==> flow/design.v <==
`timescale 1ns/1ns
module Controller(input clk, rst, start, compare, flag, output InitYin, InitW1, InitW2, InitB, InitFlag, InitAlpha, LdX1, LdX2, LdT, Select2, LdYin, LdFlag, LdAlphaT, LdW1, LdW2, LdB,ReadEn,Ready, output [1:0] Select1, Sel1, Sel2);
	reg initYin, initW1, initW2, initB, initFlag, initAlpha, ldX1, ldX2, ldT, select2, ldYin, ldFlag, ldAlphaT, ldW1, ldW2, ldB;
	reg [1:0] select1, sel1, sel2;
	reg [3:0] ns, ps;
	reg ldCnt, cntDown;
	reg readEn, ready;
	wire co;
	reg [7:0] Cout;
	always@(ps, start, co, compare, flag)begin
		ns = 4'b0;
		case(ps)
			4'b0000: begin
				ns = (start)? 4'b0001 : 4'b0000;
			  end
			4'b0001: begin
				ns = 4'b0010;
				end
			4'b0010: begin
				ns = 4'b0011;
				end
			4'b0011: begin
				ns = 4'b0100;
				end
			4'b0100: begin
				ns = 4'b0101;
				end
			4'b0101: begin
				ns = compare ? 4'b0110 : 4'b1010;
				end
			4'b0110: begin
				ns = 4'b0111;
				end
			4'b0111: begin
				ns = 4'b1000;
				end
			4'b1000: begin
				ns = 4'b1001;
				end
			4'b1001: begin
				ns = 4'b1010;
				end
			4'b1010: begin
				ns = (co == 0) ? 4'b0010 : 
				     (flag == 1) ? 4'b1011 : 
				     (flag == 0) ? 4'b0000 : 4'b1010;
				end
			4'b1011: begin
			  ns = 4'b0010;
			  end
			default: ns = 4'b0000;
		endcase
	end
	always@(ps)begin
		{initYin, initW1, initW2, initB, initFlag, ldCnt, initAlpha, ldX1, ldX2, ldT, cntDown, select2, ldYin, ldFlag, ldAlphaT, ldW1, ldW2, ldB} = 18'b0;
		readEn = 1'b0;
		ready = 1'b0;
		select1 = 2'b0;
		sel1 = 2'b0;
		sel2 = 2'b0;
		case(ps)
			4'b0000: begin
				ready = 1;
			  end
			4'b0001: begin
				initW1 = 1;
				initW2 = 1;
				initB = 1;
				initYin = 1;
				ldCnt = 1;
				initAlpha = 1;
				end
			4'b0010: begin
				ldX1 = 1;
				ldX2 = 1;
				ldT = 1;
				cntDown = 1;
				readEn = 1;
				end
			4'b0011: begin
				sel1 = 2'b00;
				sel2 = 2'b01;
				select1 = 2'b01;
				select2 = 1;
				ldYin = 1;
				end
			4'b0100: begin
				sel1 = 2'b01;
				sel2 = 2'b10;
				select1 = 2'b00;
				select2 = 1;
				ldYin = 1;
				end
			4'b0101: begin
				end
			4'b0110: begin
				sel1 = 2'b10;
				sel2 = 2'b0;
				ldAlphaT = 1;
				ldFlag = 1;
				end
			4'b0111: begin
				sel1 = 2'b11;
				sel2 = 2'b01;
				select2 = 1;
				select1 = 2'b10;
				ldW1 = 1;
				end
			4'b1000: begin
				sel1 = 2'b11;
				sel2 = 2'b10;
				select2 = 1;
				select1 = 2'b11;
				ldW2 = 1;
				end
			4'b1001: begin
				select2 = 0;
				select1 = 2'b01;
				ldB = 1;
				end
			4'b1010: begin
				end
			4'b1011: begin
			  ldCnt = 1;
			  initFlag = 1;
			  end
		endcase
	end
	always@(posedge clk,posedge rst)begin
		if(rst) ps <= 4'b0000;
		else ps <= ns;
	end
	always@(posedge clk, posedge rst)begin
	  if(rst)
	    Cout = 8'b11001000;
	  else begin
	    if(ldCnt) Cout <= 8'b11001000;
	    else if(cntDown) Cout <= Cout - 1;
	  end
  end
  assign co = ~|{Cout};
  assign InitYin = initYin;
  assign InitW1 = initW1;
  assign InitW2 = initW2;
  assign InitB = initB;
  assign InitFlag = initFlag;
  assign LdCnt = ldCnt;
  assign InitAlpha = initAlpha;
  assign LdX1 = ldX1;
  assign LdX2 = ldX2;
  assign LdT = ldT;
  assign CntDown = cntDown;
  assign Select1 = select1;
  assign Select2 = select2;
  assign LdYin = ldYin;
  assign LdFlag = ldFlag;
  assign LdAlphaT = ldAlphaT;
  assign LdW1 = ldW1;
  assign LdW2 = ldW2;
  assign LdB = ldB;
  assign Sel1 = sel1;
  assign Sel2 = sel2;
  assign ReadEn = readEn;
  assign Ready = ready;
endmodule
`timescale 1ns/1ns
module FlagReg(input clk,rst,loadData,initVal, output out);
  reg outData;
  assign out = outData;
  always@(posedge clk, posedge rst)begin
    if(rst) outData <= 1'b0;
    else
    begin
      if(initVal) outData <= 1'b0;
      else
    begin
    if (loadData) outData <= 1'b1;
    else outData <= outData;
    end
  end
  end
endmodule
`timescale 1ns/1ns
module Reg2bit(input clk,rst,loadData,initVal, input [1:0] inData, output[1:0] out);
  reg [1:0] outData;
  assign out = outData;
  always@(posedge clk, posedge rst)begin
    if(rst) outData <= 2'b0;
    else
    begin
      if(initVal) outData <= 2'b0;
      else
    begin
    if (loadData) outData <= inData;
    else outData <= outData;
    end
  end
  end
endmodule
`timescale 1ns/1ns
module Reg3bit(input clk,rst,loadData,initVal, input [2:0] inData, output[2:0] out);
  reg [2:0] outData;
  assign out = outData;
  always@(posedge clk, posedge rst)begin
    if(rst) outData <= 3'b0;
    else
    begin
      if(initVal) outData <= 3'b0;
      else
    begin
    if (loadData) outData <= inData;
    else outData <= outData;
    end
  end
  end
endmodule
`timescale 1ns/1ns
module Reg7bit(input clk,rst,loadData,initVal, input [6:0] inData, output[6:0] out);
  reg [6:0] outData;
  assign out = outData;
  always@(posedge clk, posedge rst)begin
    if(rst) outData <= 7'b0;
    else
    begin
      if(initVal) outData <= 7'b0;
      else
    begin
    if (loadData) outData <= inData;
    else outData <= outData;
    end
  end
  end
endmodule
`timescale 1ns/1ns
module Reg14bit(input clk,rst,loadData,initVal, input [13:0] inData, output[13:0] out);
  reg [13:0] outData;
  assign out = outData;
  always@(posedge clk, posedge rst)begin
    if(rst) outData <= 14'b0;
    else
    begin
      if(initVal) outData <= 14'b0;
      else
    begin
    if (loadData) outData <= inData;
    else outData <= outData;
    end
  end
  end
endmodule
`timescale 1ns/1ns
module Mux2to1(input select, input [13:0]in1,in2, output [13:0]MuxOut);
  assign MuxOut = ~select ? in1 : in2;
endmodule
`timescale 1ns/1ns
module Mux4to1(input [1:0]select, input [13:0]in1,in2,in3,in4, output [13:0]MuxOut);
  assign MuxOut = select==2'b00 ? in1 :
          select==2'b01 ? in2 :
          select==2'b10 ? in3 :
          select==2'b11 ? in4 : 14'bz;
endmodule
`timescale 1ns/1ns
module adder( input [13:0] op1, op2, output [13:0] result );
  assign result = op1 + op2;
endmodule
`timescale 1ns/1ns
module multiplier( input [13:0] op1, op2, output [13:0] result );
  wire [27:0] w;
  wire signed [13:0] operand1,operand2;
  assign operand1 = op1;
  assign operand2 = op2;
  assign w = operand1 * operand2;
  assign result = w[21:8];
endmodule
`timescale 1ns/1ns
module DataPath(input clk,rst, input [6:0] x1Data,x2Data, input [1:0] tData, input InitYin, InitW1, InitW2, InitB, InitFlag, InitAlpha, LdX1, LdX2, LdT, Select2, LdYin, LdFlag, LdAlphaT, LdW1, LdW2, LdB, input [1:0]  Select1, Sel1, Sel2, output compare, flag, output[1:0] signYin, output[13:0] w1,w2,b,Yin);
  wire [6:0] x1,x2;
  wire [1:0] t;
  wire [2:0] alpha,alphaT;
  wire [13:0] AddOut,MultOut,MultOp1,MultOp2,AddOp1,AddOp2;
  wire [13:0] castedT,castedAlphaT,castedAlpha,castedX1,castedX2;
  assign castedT = t[1] ? {4'b1111, t, 8'b0}: {4'b0, t, 8'b0};
  assign castedAlphaT = alphaT[2] ? {5'b11111, alphaT, 6'b0}: {5'b0, alphaT, 6'b0};
  assign castedAlpha = alpha[2] ? {5'b11111, alpha, 6'b0}: {5'b0, alpha, 6'b0};
  assign castedX1 = x1[6] ? {3'b111, x1, 4'b0}: {3'b0, x1, 4'b0};
  assign castedX2 = x2[6] ? {3'b111, x2, 4'b0}: {3'b0, x2, 4'b0};
  FlagReg FLAG(clk,rst,LdFlag,InitFlag, flag);
  Reg2bit T(clk,rst,LdT,1'b0,tData,t);
  Reg3bit ALPHA(clk,rst,InitAlpha,1'b0,3'b011, alpha);
  Reg3bit ALPHAT(clk,rst,LdAlphaT,1'b0,MultOut[8:6], alphaT);
  Reg7bit X1(clk,rst,LdX1,1'b0,x1Data, x1);
  Reg7bit X2(clk,rst,LdX2,1'b0,x2Data, x2);
  Reg14bit W1(clk,rst,LdW1,InitW1,AddOut, w1);
  Reg14bit W2(clk,rst,LdW2,InitW2,AddOut, w2);
  Reg14bit B (clk,rst,LdB,InitB,AddOut, b);
  Reg14bit YIN (clk,rst,LdYin,InitYin,AddOut, Yin);
  Mux4to1 MULTOP1(Sel1,w1,w2,castedT,castedAlphaT, MultOp1);
  Mux4to1 MULTOP2(Sel2,castedAlpha,castedX1,castedX2,14'b0, MultOp2);
  Mux4to1 ADDOP1(Select1,Yin,b,w1,w2, AddOp1);
  Mux2to1 ADDOP2(Select2,castedAlphaT,MultOut, AddOp2);
  multiplier MULTIPLIER(MultOp1,MultOp2, MultOut);
  adder ADDER(AddOp1,AddOp2, AddOut);
  assign compare = (Yin == 14'b0) ? 1 : (Yin[13] ^ t[1]);
  assign signYin = Yin[13] ? 2'b11 : 2'b01;  
endmodule
`timescale 1ns/1ns
module LearningMachine(input clk,rst, start, input [6:0] x1Data,x2Data, input [1:0] tData, output[1:0] signYin, output[13:0] w1,w2,b,Yin,output ReadEn, Ready);
  wire [1:0]Select1, Sel1, Sel2;
  wire  flag, InitYin, InitW1, InitW2, InitB, InitFlag, InitAlpha, LdX1, LdX2, LdT, Select2, LdYin, LdFlag, LdAlphaT, LdW1, LdW2, LdB;
  Controller controller(clk, rst, start, compare, flag, InitYin, InitW1, InitW2, InitB, InitFlag, InitAlpha, LdX1, LdX2, LdT, Select2, LdYin, LdFlag, LdAlphaT, LdW1, LdW2, LdB, ReadEn, Ready, Select1, Sel1, Sel2);
  DataPath datapath(clk,rst, x1Data,x2Data, tData, InitYin, InitW1, InitW2, InitB, InitFlag, InitAlpha, LdX1, LdX2, LdT, Select2, LdYin, LdFlag, LdAlphaT, LdW1, LdW2, LdB, Select1, Sel1, Sel2, compare, flag, signYin, w1,w2,b,Yin);
endmodule
# Step by step through the tools: LearningMachine
# Tool output for the design above before and after an edit, in the order of the flow.
# "before" refers to lines of the RTL above, "after" to lines of the edited file.
# "change": "after" minus "before" as printed here. "change_rel_pct": 100 x difference / "before".
# Operators carry their Yosys type and port widths (W data, S select, Z words).
# Library cell names are shortened.
# Not given: --
[setup]
top = "LearningMachine"
clock_port = "clk"
library = "sky130hd"
pvt_corner = "tt_025C_1v80"

# Diff
# The edit as a unified diff against the file above.
# This change comes from a script, not from a designer. The edited design behaves differently; no optimisation was intended.
# begin of diff
@@ -296,5 +296,8 @@
   Reg14bit YIN (clk,rst,LdYin,InitYin,AddOut, Yin);
   Mux4to1 MULTOP1(Sel1,w1,w2,castedT,castedAlphaT, MultOp1);
-  Mux4to1 MULTOP2(Sel2,castedAlpha,castedX1,castedX2,14'b0, MultOp2);
+  wire [13:0] MultOp2_0, MultOp2_1;
+  Mux4to1 MULTOP2(Sel2,castedAlpha,castedX1,castedX2,14'b0, MultOp2_0);
+  Mux4to1 MULTOP2_2 (Sel2, castedAlpha, castedX1, ~castedX2, 14'b0, MultOp2_1);
+  assign MultOp2 = MultOp2_0 ^ MultOp2_1;
   Mux4to1 ADDOP1(Select1,Yin,b,w1,w2, AddOp1);
   Mux2to1 ADDOP2(Select2,castedAlphaT,MultOut, AddOp2);
# end of diff

# Word level
# Yosys after proc, flatten, opt, wreduce and memory -nomap, before mapping. Memory bits, and registers merged into a memory's read port (data or address), are not among the register bits. Print and check cells are not counted. Equal cells are merged and count once.
# Yosys's memory passes give these memory sizes; they may raise the number of words (mostly to a power of two), join words into wider ones and drop unused or constant bits.
[bits]
columns = ["item", "before", "after", "change", "change_rel_pct"]
rows = [
  ["reg_bits", 89, 89, 0, 0.00],
  ["rom_bits", 416, 416, 0, 0.00],
  ["mem_count", 1, 1, 0, 0.00],
  ["out_inout_bits", 60, 60, 0, 0.00],
  ["elab_cells", 86, 91, 5, 5.81],
]
[memory_table]
columns = ["item", "before", "after"]
rows = [
  ["memory_list", "16x26 r1 w0", "16x26 r1 w0"],
]
[classes]
columns = ["item", "before", "after", "change", "change_rel_pct"]
rows = [
  ["n_addsub", 2, 2, 0, 0.00],
  ["n_mul", 1, 1, 0, 0.00],
  ["equal", 20, 20, 0, 0.00],
  ["mux", 36, 39, 3, 8.33],
  ["n_logic", 1, 3, 2, 200.00],
  ["reduce_logical", 13, 13, 0, 0.00],
]
[ops]
columns = ["operator", "before", "after", "change", "change_rel_pct"]
rows = [
  ["$mux W14", 25, 28, 3, 12.00],
  ["$not A14 Y14", 0, 1, 1, "--"],
  ["$xor A14 B14 Y14", 0, 1, 1, "--"],
]
# Operator kinds equal on both sides are left out: 21.

# Logic depth
# Longest topological path by Yosys (ltp), each cell counted once; first at word level (registers and memories cut), then after technology mapping (sequential cells cut; the memories' decode and read muxes count).
[depth]
columns = ["item", "before", "after", "change", "change_rel_pct"]
rows = [
  ["ltp_word", 10, 11, 1, 10.00],
  ["abc_area", "0", "0", "--", "--"],
  ["depth_mapped", 38, 41, 3, 7.89],
  ["ltp_nobuf", 35, 39, 4, 11.43],
]

# Mapped cells and area
# The flow's flattened synthesis, as Yosys stat reports it; memories are mapped. The netlist is that of the ABC_AREA named above (0 if unset); the other value can give another one.
[synth_totals]
columns = ["item", "before", "after", "change", "change_rel_pct"]
rows = [
  ["cell_count", 976, 1157, 181, 18.55],
  ["synth_area_um2", 8951.1, 10329.9, 1378.8, 15.40],
  ["ffs", 89, 74, -15, -16.85],
]
[types]
columns = ["cell_type", "before", "after", "change", "change_rel_pct"]
rows = [
  ["inv_1", 96, 266, 170, 177.08],
  ["nand2_1", 195, 120, -75, -38.46],
  ["fa_1", 84, 139, 55, 65.48],
  ["dfrtp_1", 86, 71, -15, -17.44],
  ["nor3_1", 11, 26, 15, 136.36],
  ["nor2_1", 66, 53, -13, -19.70],
  ["a21oi_1", 42, 51, 9, 21.43],
  ["xor2_1", 14, 6, -8, -57.14],
  ["a22oi_1", 8, 0, -8, -100.00],
  ["nand3_1", 7, 15, 8, 114.29],
  ["a211oi_1", 5, 13, 8, 160.00],
  ["nor4_1", 2, 10, 8, 400.00],
  ["o31ai_1", 0, 8, 8, "--"],
  ["xnor2_1", 32, 25, -7, -21.88],
  ["a21o_1", 14, 8, -6, -42.86],
  ["or3_1", 3, 9, 6, 200.00],
  ["buf_1", 2, 8, 6, 300.00],
  ["ha_1", 76, 81, 5, 6.58],
]
# Cell types equal on both sides are left out: 14.
# Not every row of either side is listed.
# By module: a second synthesis without flattening, with its own total; a netlist apart from the flattened one above.
[unflattened]
columns = ["item", "before", "after", "change", "change_rel_pct"]
rows = [
  ["cells_unflattened", 1247, 1278, 31, 2.49],
  ["area_unflattened_um2", 12326.8, 12786.0, 459.2, 3.73],
]
# Each row is one instance without its submodules.
[by_module_before]
columns = ["module", "instances", "n_cells", "mod_area_um2", "seq_area_um2"]
rows = [
  ["multiplier", 1, 692, 6052.1, 0.0],
  ["Reg14bit", 4, 46, 581.8, 350.3],
  ["Mux4to1", 3, 17, 366.6, 0.0],
  ["Controller", 1, 109, 927.1, 304.0],
  ["adder", 1, 110, 749.5, 0.0],
  ["Reg7bit", 2, 23, 286.5, 175.2],
  ["Reg3bit", 2, 10, 120.1, 75.1],
  ["Mux2to1", 1, 15, 168.9, 0.0],
  ["Reg2bit", 1, 7, 81.3, 50.0],
  ["DataPath", 1, 10, 68.8, 0.0],
  ["FlagReg", 1, 3, 38.8, 25.0],
  ["LearningMachine", 1, 0, 0.0, 0.0],
]
[by_module_after]
columns = ["module", "instances", "n_cells", "mod_area_um2", "seq_area_um2"]
rows = [
  ["multiplier", 1, 685, 5995.8, 0.0],
  ["Reg14bit", 4, 46, 581.8, 350.3],
  ["Mux4to1", 4, 17, 366.6, 0.0],
  ["Controller", 1, 109, 927.1, 304.0],
  ["adder", 1, 110, 749.5, 0.0],
  ["Reg7bit", 2, 23, 286.5, 175.2],
  ["Reg3bit", 2, 10, 120.1, 75.1],
  ["DataPath", 1, 31, 217.7, 0.0],
  ["Mux2to1", 1, 15, 168.9, 0.0],
  ["Reg2bit", 1, 7, 81.3, 50.0],
  ["FlagReg", 1, 3, 38.8, 25.0],
  ["LearningMachine", 1, 0, 0.0, 0.0],
]

# Path before layout
# Path of least setup slack by OpenSTA after synthesis, without wires, with an ideal clock, recovery checks aside; 20% of the period is set as input and as output delay. Where synthesis merged equal registers, the netlist keeps one of their names.
[synth_timing]
columns = ["item", "before", "after", "change", "change_rel_pct"]
rows = [
  ["path_kind", "register to register", "register to register", "--", "--"],
  ["from", "register controller.ps[1]", "register controller.ps[1]", "--", "--"],
  ["to", "register datapath.YIN.outData[13]", "register datapath.B.outData[13]", "--", "--"],
  ["clock_period_ns", 12.0, 12.0, 0.0, 0.00],
  ["setup_time_ns", 0.068, 0.124, 0.056, "--"],
  ["launch_ns", 0.000, 0.000, 0.000, "--"],
  ["arrival_time_ns", 7.996, 9.218, 1.222, 15.28],
  ["path_slack_ns", 3.936, 2.658, -1.278, "--"],
  ["path_delay_ns", 8.064, 9.342, 1.278, 15.85],
  ["path_stages", 34, 34, 0, 0.00],
  ["period_less_setup_slack_ns", 8.064, 9.342, 1.278, 15.85],
]
# "path_delay_ns" = arrival - input delay + setup time.
# "path_stages": output pins that drive a net of the path, with the launching flip-flop's if there is one; two outputs of one cell count as two.
# "period_less_setup_slack_ns" is the clock period less the worst setup slack; recovery checks do not enter. This is arithmetic on one report: input and output delays are still those of the set period (20% each).
# Between the ends stands the longest chain of elaborated cells between them, by number of cells; it is not shown to be the way that was timed. Of several equally long chains one is given.
# Each line given opens the expression or statement behind the cell; cells for indexed reads and writes are added by Yosys, which also makes memories of some case tables.
# A memory read counts as a cell of the chain, while the word-level depth stops at memories.
# A register here has more assigning lines than the two given.
[synth_via_before]
cell_sequence = "dfrtp_1 -> inv_1 -> ha_1 -> and2b_1 -> o21a_1 -> buf_2 -> buf_1 -> a22o_1 -> nand2_1 -> fa_1 -> inv_1 -> fa_1 -> inv_1 -> fa_1 -> inv_1 -> fa_1 -> fa_1 -> ha_1 -> ha_1 -> o21a_1 -> o31a_1 -> o21a_1 -> nor2_1 -> xnor2_1 -> mux2_2 -> ha_1 -> a21o_1 -> a221o_1 -> nand4_1 -> nand4b_1 -> a21oi_1 -> xor2_1 -> xor2_1 -> a32o_1"
elab_chain_len = 11
[synth_lines_before]
columns = ["item", "line", "source"]
rows = [
  ["start, declared", 5, "reg [3:0] ns, ps;"],
  ["start, assigned", 130, "if(rst) ps <= 4'b0000;"],
  ["start, assigned", 131, "else ps <= ns;"],
  ["$mem_v2 Z16 W26", 61, "case(ps)"],
  ["$eq A2 B2 Y1", 260, "select==2'b11 ? in4 : 14'bz;"],
  ["$mux W14", 260, ""],
  ["$mux W14", 259, "select==2'b10 ? in3 :"],
  ["$mux W14", 258, "select==2'b01 ? in2 :"],
  ["$mux W14", 257, "assign MuxOut = select==2'b00 ? in1 :"],
  ["$mul A14 B14 Y22", 272, "assign w = operand1 * operand2;"],
  ["$mux W14", 253, "assign MuxOut = ~select ? in1 : in2;"],
  ["$add A14 B14 Y14", 264, "assign result = op1 + op2;"],
  ["$mux W14", 245, "if (loadData) outData <= inData;"],
  ["$mux W14", 242, "if(initVal) outData <= 14'b0;"],
  ["end, assigned", 245, ""],
  ["end, assigned", 246, "else outData <= outData;"],
  ["end, declared", 236, "reg [13:0] outData;"],
]
[synth_via_after]
cell_sequence = "dfrtp_1 -> ha_1 -> buf_2 -> nor2_1 -> o21ai_1 -> clkbuf_1 -> nor4_1 -> inv_1 -> fa_1 -> fa_1 -> fa_1 -> inv_1 -> fa_1 -> fa_1 -> inv_1 -> fa_1 -> inv_1 -> ha_1 -> nand3_1 -> a21oi_1 -> o31ai_1 -> a21boi_0 -> o21a_1 -> o21a_1 -> or2_2 -> o21ai_0 -> ha_1 -> o2111ai_1 -> o211a_1 -> or4_1 -> o211ai_2 -> nor2_1 -> a221o_1 -> a211o_1"
elab_chain_len = 12
[synth_lines_after]
columns = ["item", "line", "source"]
rows = [
  ["start, declared", 5, "reg [3:0] ns, ps;"],
  ["start, assigned", 130, "if(rst) ps <= 4'b0000;"],
  ["start, assigned", 131, "else ps <= ns;"],
  ["$mem_v2 Z16 W26", 61, "case(ps)"],
  ["$eq A2 B2 Y1", 260, "select==2'b11 ? in4 : 14'bz;"],
  ["$mux W14", 260, ""],
  ["$mux W14", 259, "select==2'b10 ? in3 :"],
  ["$mux W14", 258, "select==2'b01 ? in2 :"],
  ["$mux W14", 257, "assign MuxOut = select==2'b00 ? in1 :"],
  ["$xor A14 B14 Y14", 301, "assign MultOp2 = MultOp2_0 ^ MultOp2_1;"],
  ["$mul A14 B14 Y22", 272, "assign w = operand1 * operand2;"],
  ["$mux W14", 253, "assign MuxOut = ~select ? in1 : in2;"],
  ["$add A14 B14 Y14", 264, "assign result = op1 + op2;"],
  ["$mux W14", 245, "if (loadData) outData <= inData;"],
  ["$mux W14", 242, "if(initVal) outData <= 14'b0;"],
  ["end, assigned", 245, ""],
  ["end, assigned", 246, "else outData <= outData;"],
  ["end, declared", 236, "reg [13:0] outData;"],
]

# Worst path after layout
# From the final timing report of each run of pair 1: the path of least setup slack in the routed layout; clock arrival at registers is part of the times.
[layout_timing]
columns = ["item", "before", "after", "change", "change_rel_pct"]
rows = [
  ["path_kind", "register to register", "register to register", "--", "--"],
  ["from", "register controller.ps[3]", "register controller.ps[1]", "--", "--"],
  ["to", "register datapath.YIN.outData[13]", "register datapath.B.outData[13]", "--", "--"],
  ["clock_period_ns", 12.0, 12.0, 0.0, 0.00],
  ["setup_time_ns", 0.06, 0.11, 0.05, "--"],
  ["launch_ns", 0.36, 0.34, -0.02, -5.56],
  ["arrival_time_ns", 9.44, 11.20, 1.76, 18.64],
  ["path_slack_ns", 2.86, 1.02, -1.84, "--"],
  ["path_stages", 34, 39, 5, 14.71],
]
# Between the ends stands the longest chain of elaborated cells between them, by number of cells; it is not shown to be the way that was timed. Of several equally long chains one is given.
# A memory read counts as a cell of the chain, while the word-level depth stops at memories.
# A register here has more assigning lines than the two given.
[layout_via_before]
cell_sequence = "dfrtp_1 -> nand2b_1 -> o21a_1 -> a22o_1 -> nand2_1 -> fa_1 -> inv_1 -> ha_1 -> ha_1 -> inv_1 -> fa_1 -> inv_1 -> fa_1 -> ha_1 -> fa_1 -> a21oi_1 -> nor2_1 -> nor2_1 -> o21bai_1 -> a21oi_1 -> o21bai_1 -> a21oi_1 -> xnor2_1 -> o21ai_0 -> nand2_1 -> ha_1 -> and3_1 -> a221o_1 -> nand4_1 -> nand4b_1 -> a21oi_1 -> xor2_1 -> xor2_1 -> a32o_1"
elab_chain_len = 11
[layout_lines_before]
columns = ["item", "line", "source"]
rows = [
  ["start, declared", 5, "reg [3:0] ns, ps;"],
  ["start, assigned", 130, "if(rst) ps <= 4'b0000;"],
  ["start, assigned", 131, "else ps <= ns;"],
  ["$mem_v2 Z16 W26", 61, "case(ps)"],
  ["$eq A2 B2 Y1", 260, "select==2'b11 ? in4 : 14'bz;"],
  ["$mux W14", 260, ""],
  ["$mux W14", 259, "select==2'b10 ? in3 :"],
  ["$mux W14", 258, "select==2'b01 ? in2 :"],
  ["$mux W14", 257, "assign MuxOut = select==2'b00 ? in1 :"],
  ["$mul A14 B14 Y22", 272, "assign w = operand1 * operand2;"],
  ["$mux W14", 253, "assign MuxOut = ~select ? in1 : in2;"],
  ["$add A14 B14 Y14", 264, "assign result = op1 + op2;"],
  ["$mux W14", 245, "if (loadData) outData <= inData;"],
  ["$mux W14", 242, "if(initVal) outData <= 14'b0;"],
  ["end, assigned", 245, ""],
  ["end, assigned", 246, "else outData <= outData;"],
  ["end, declared", 236, "reg [13:0] outData;"],
]
[layout_via_after]
cell_sequence = "dfrtp_1 -> inv_1 -> ha_1 -> nand2b_1 -> a21oi_1 -> a21oi_2 -> inv_1 -> o21ai_1 -> inv_1 -> ha_1 -> inv_1 -> fa_1 -> inv_1 -> fa_1 -> inv_1 -> fa_1 -> inv_1 -> fa_1 -> [... 3 more ...] -> ha_1 -> a21oi_1 -> and3_1 -> a21oi_1 -> o31ai_1 -> a21boi_0 -> o21a_1 -> o21a_1 -> or2_2 -> o21ai_0 -> ha_1 -> o2111ai_1 -> o211a_1 -> or4_1 -> o211ai_2 -> nor2_1 -> a221o_1 -> a211o_1"
elab_chain_len = 12
[layout_lines_after]
columns = ["item", "line", "source"]
rows = [
  ["start, declared", 5, "reg [3:0] ns, ps;"],
  ["start, assigned", 130, "if(rst) ps <= 4'b0000;"],
  ["start, assigned", 131, "else ps <= ns;"],
  ["$mem_v2 Z16 W26", 61, "case(ps)"],
  ["$eq A2 B2 Y1", 260, "select==2'b11 ? in4 : 14'bz;"],
  ["$mux W14", 260, ""],
  ["$mux W14", 259, "select==2'b10 ? in3 :"],
  ["$mux W14", 258, "select==2'b01 ? in2 :"],
  ["$mux W14", 257, "assign MuxOut = select==2'b00 ? in1 :"],
  ["$xor A14 B14 Y14", 301, "assign MultOp2 = MultOp2_0 ^ MultOp2_1;"],
  ["$mul A14 B14 Y22", 272, "assign w = operand1 * operand2;"],
  ["$mux W14", 253, "assign MuxOut = ~select ? in1 : in2;"],
  ["$add A14 B14 Y14", 264, "assign result = op1 + op2;"],
  ["$mux W14", 245, "if (loadData) outData <= inData;"],
  ["$mux W14", 242, "if(initVal) outData <= 14'b0;"],
  ["end, assigned", 245, ""],
  ["end, assigned", 246, "else outData <= outData;"],
  ["end, declared", 236, "reg [13:0] outData;"],
]

# Flow runs
# Both versions went through the flow (Yosys, OpenROAD) with the same settings in each pair. Constraints: input delay and output delay 20% of the set period each, output load 0.01 pF.
[flow_settings_pair_1]
CORE_UTILIZATION = 40
period_ns = 12.0
CAP_MARGIN = 20
CORE_MARGIN = 2
SLEW_MARGIN = 20
[measured_pair_1]
columns = ["item", "before", "after", "change", "change_rel_pct"]
rows = [
  ["yosys_chip_area_um2", 8951.1, 10329.9, 1378.8, 15.40],
  ["final_die_area_um2", 23589.9, 27126.1, 3536.2, 14.99],
  ["layout_stdcell_area_um2", 10276.1, 11631.2, 1355.1, 13.19],
  ["finish.utilization_pct", 46.9, 46.1, -0.8, "--"],
  ["setup_worst_slack_ns", 2.859, 1.024, -1.835, "--"],
  ["total_negative_slack_ns", 0.000, 0.000, 0.000, "--"],
  ["worst_hold_slack_ns", 0.484, 0.509, 0.025, "--"],
  ["timing.achieved_period_ns", 9.141, 10.976, 1.835, 20.07],
]
[flow_settings_pair_2]
ABC_AREA = 1
CAP_MARGIN = 10
CORE_UTILIZATION = 25
GPL_ROUTABILITY_DRIVEN = 1
MAX_ROUTING_LAYER = "met4"
MIN_ROUTING_LAYER = "met1"
PLACE_DENSITY_LB_ADDON = 0.2
period_ns = 9.59
CORE_MARGIN = 2
SLEW_MARGIN = 20
[measured_pair_2]
columns = ["item", "before", "after", "change", "change_rel_pct"]
rows = [
  ["yosys_chip_area_um2", 9162.5, 10263.6, 1101.1, 12.02],
  ["final_die_area_um2", 38196.8, 42691.8, 4495.0, 11.77],
  ["layout_stdcell_area_um2", 10820.4, 12046.6, 1226.2, 11.33],
  ["finish.utilization_pct", 29.8, 29.6, -0.2, "--"],
  ["setup_worst_slack_ns", 1.050, 0.577, -0.473, "--"],
  ["total_negative_slack_ns", 0.000, 0.000, 0.000, "--"],
  ["worst_hold_slack_ns", 0.457, 0.502, 0.045, "--"],
  ["timing.achieved_period_ns", 8.540, 9.013, 0.473, 5.54],
]
# "timing.achieved_period_ns" is the run's clock period less its worst setup slack. It is reckoned from that one timing run; input and output delays stay at 20% of the period that was set.
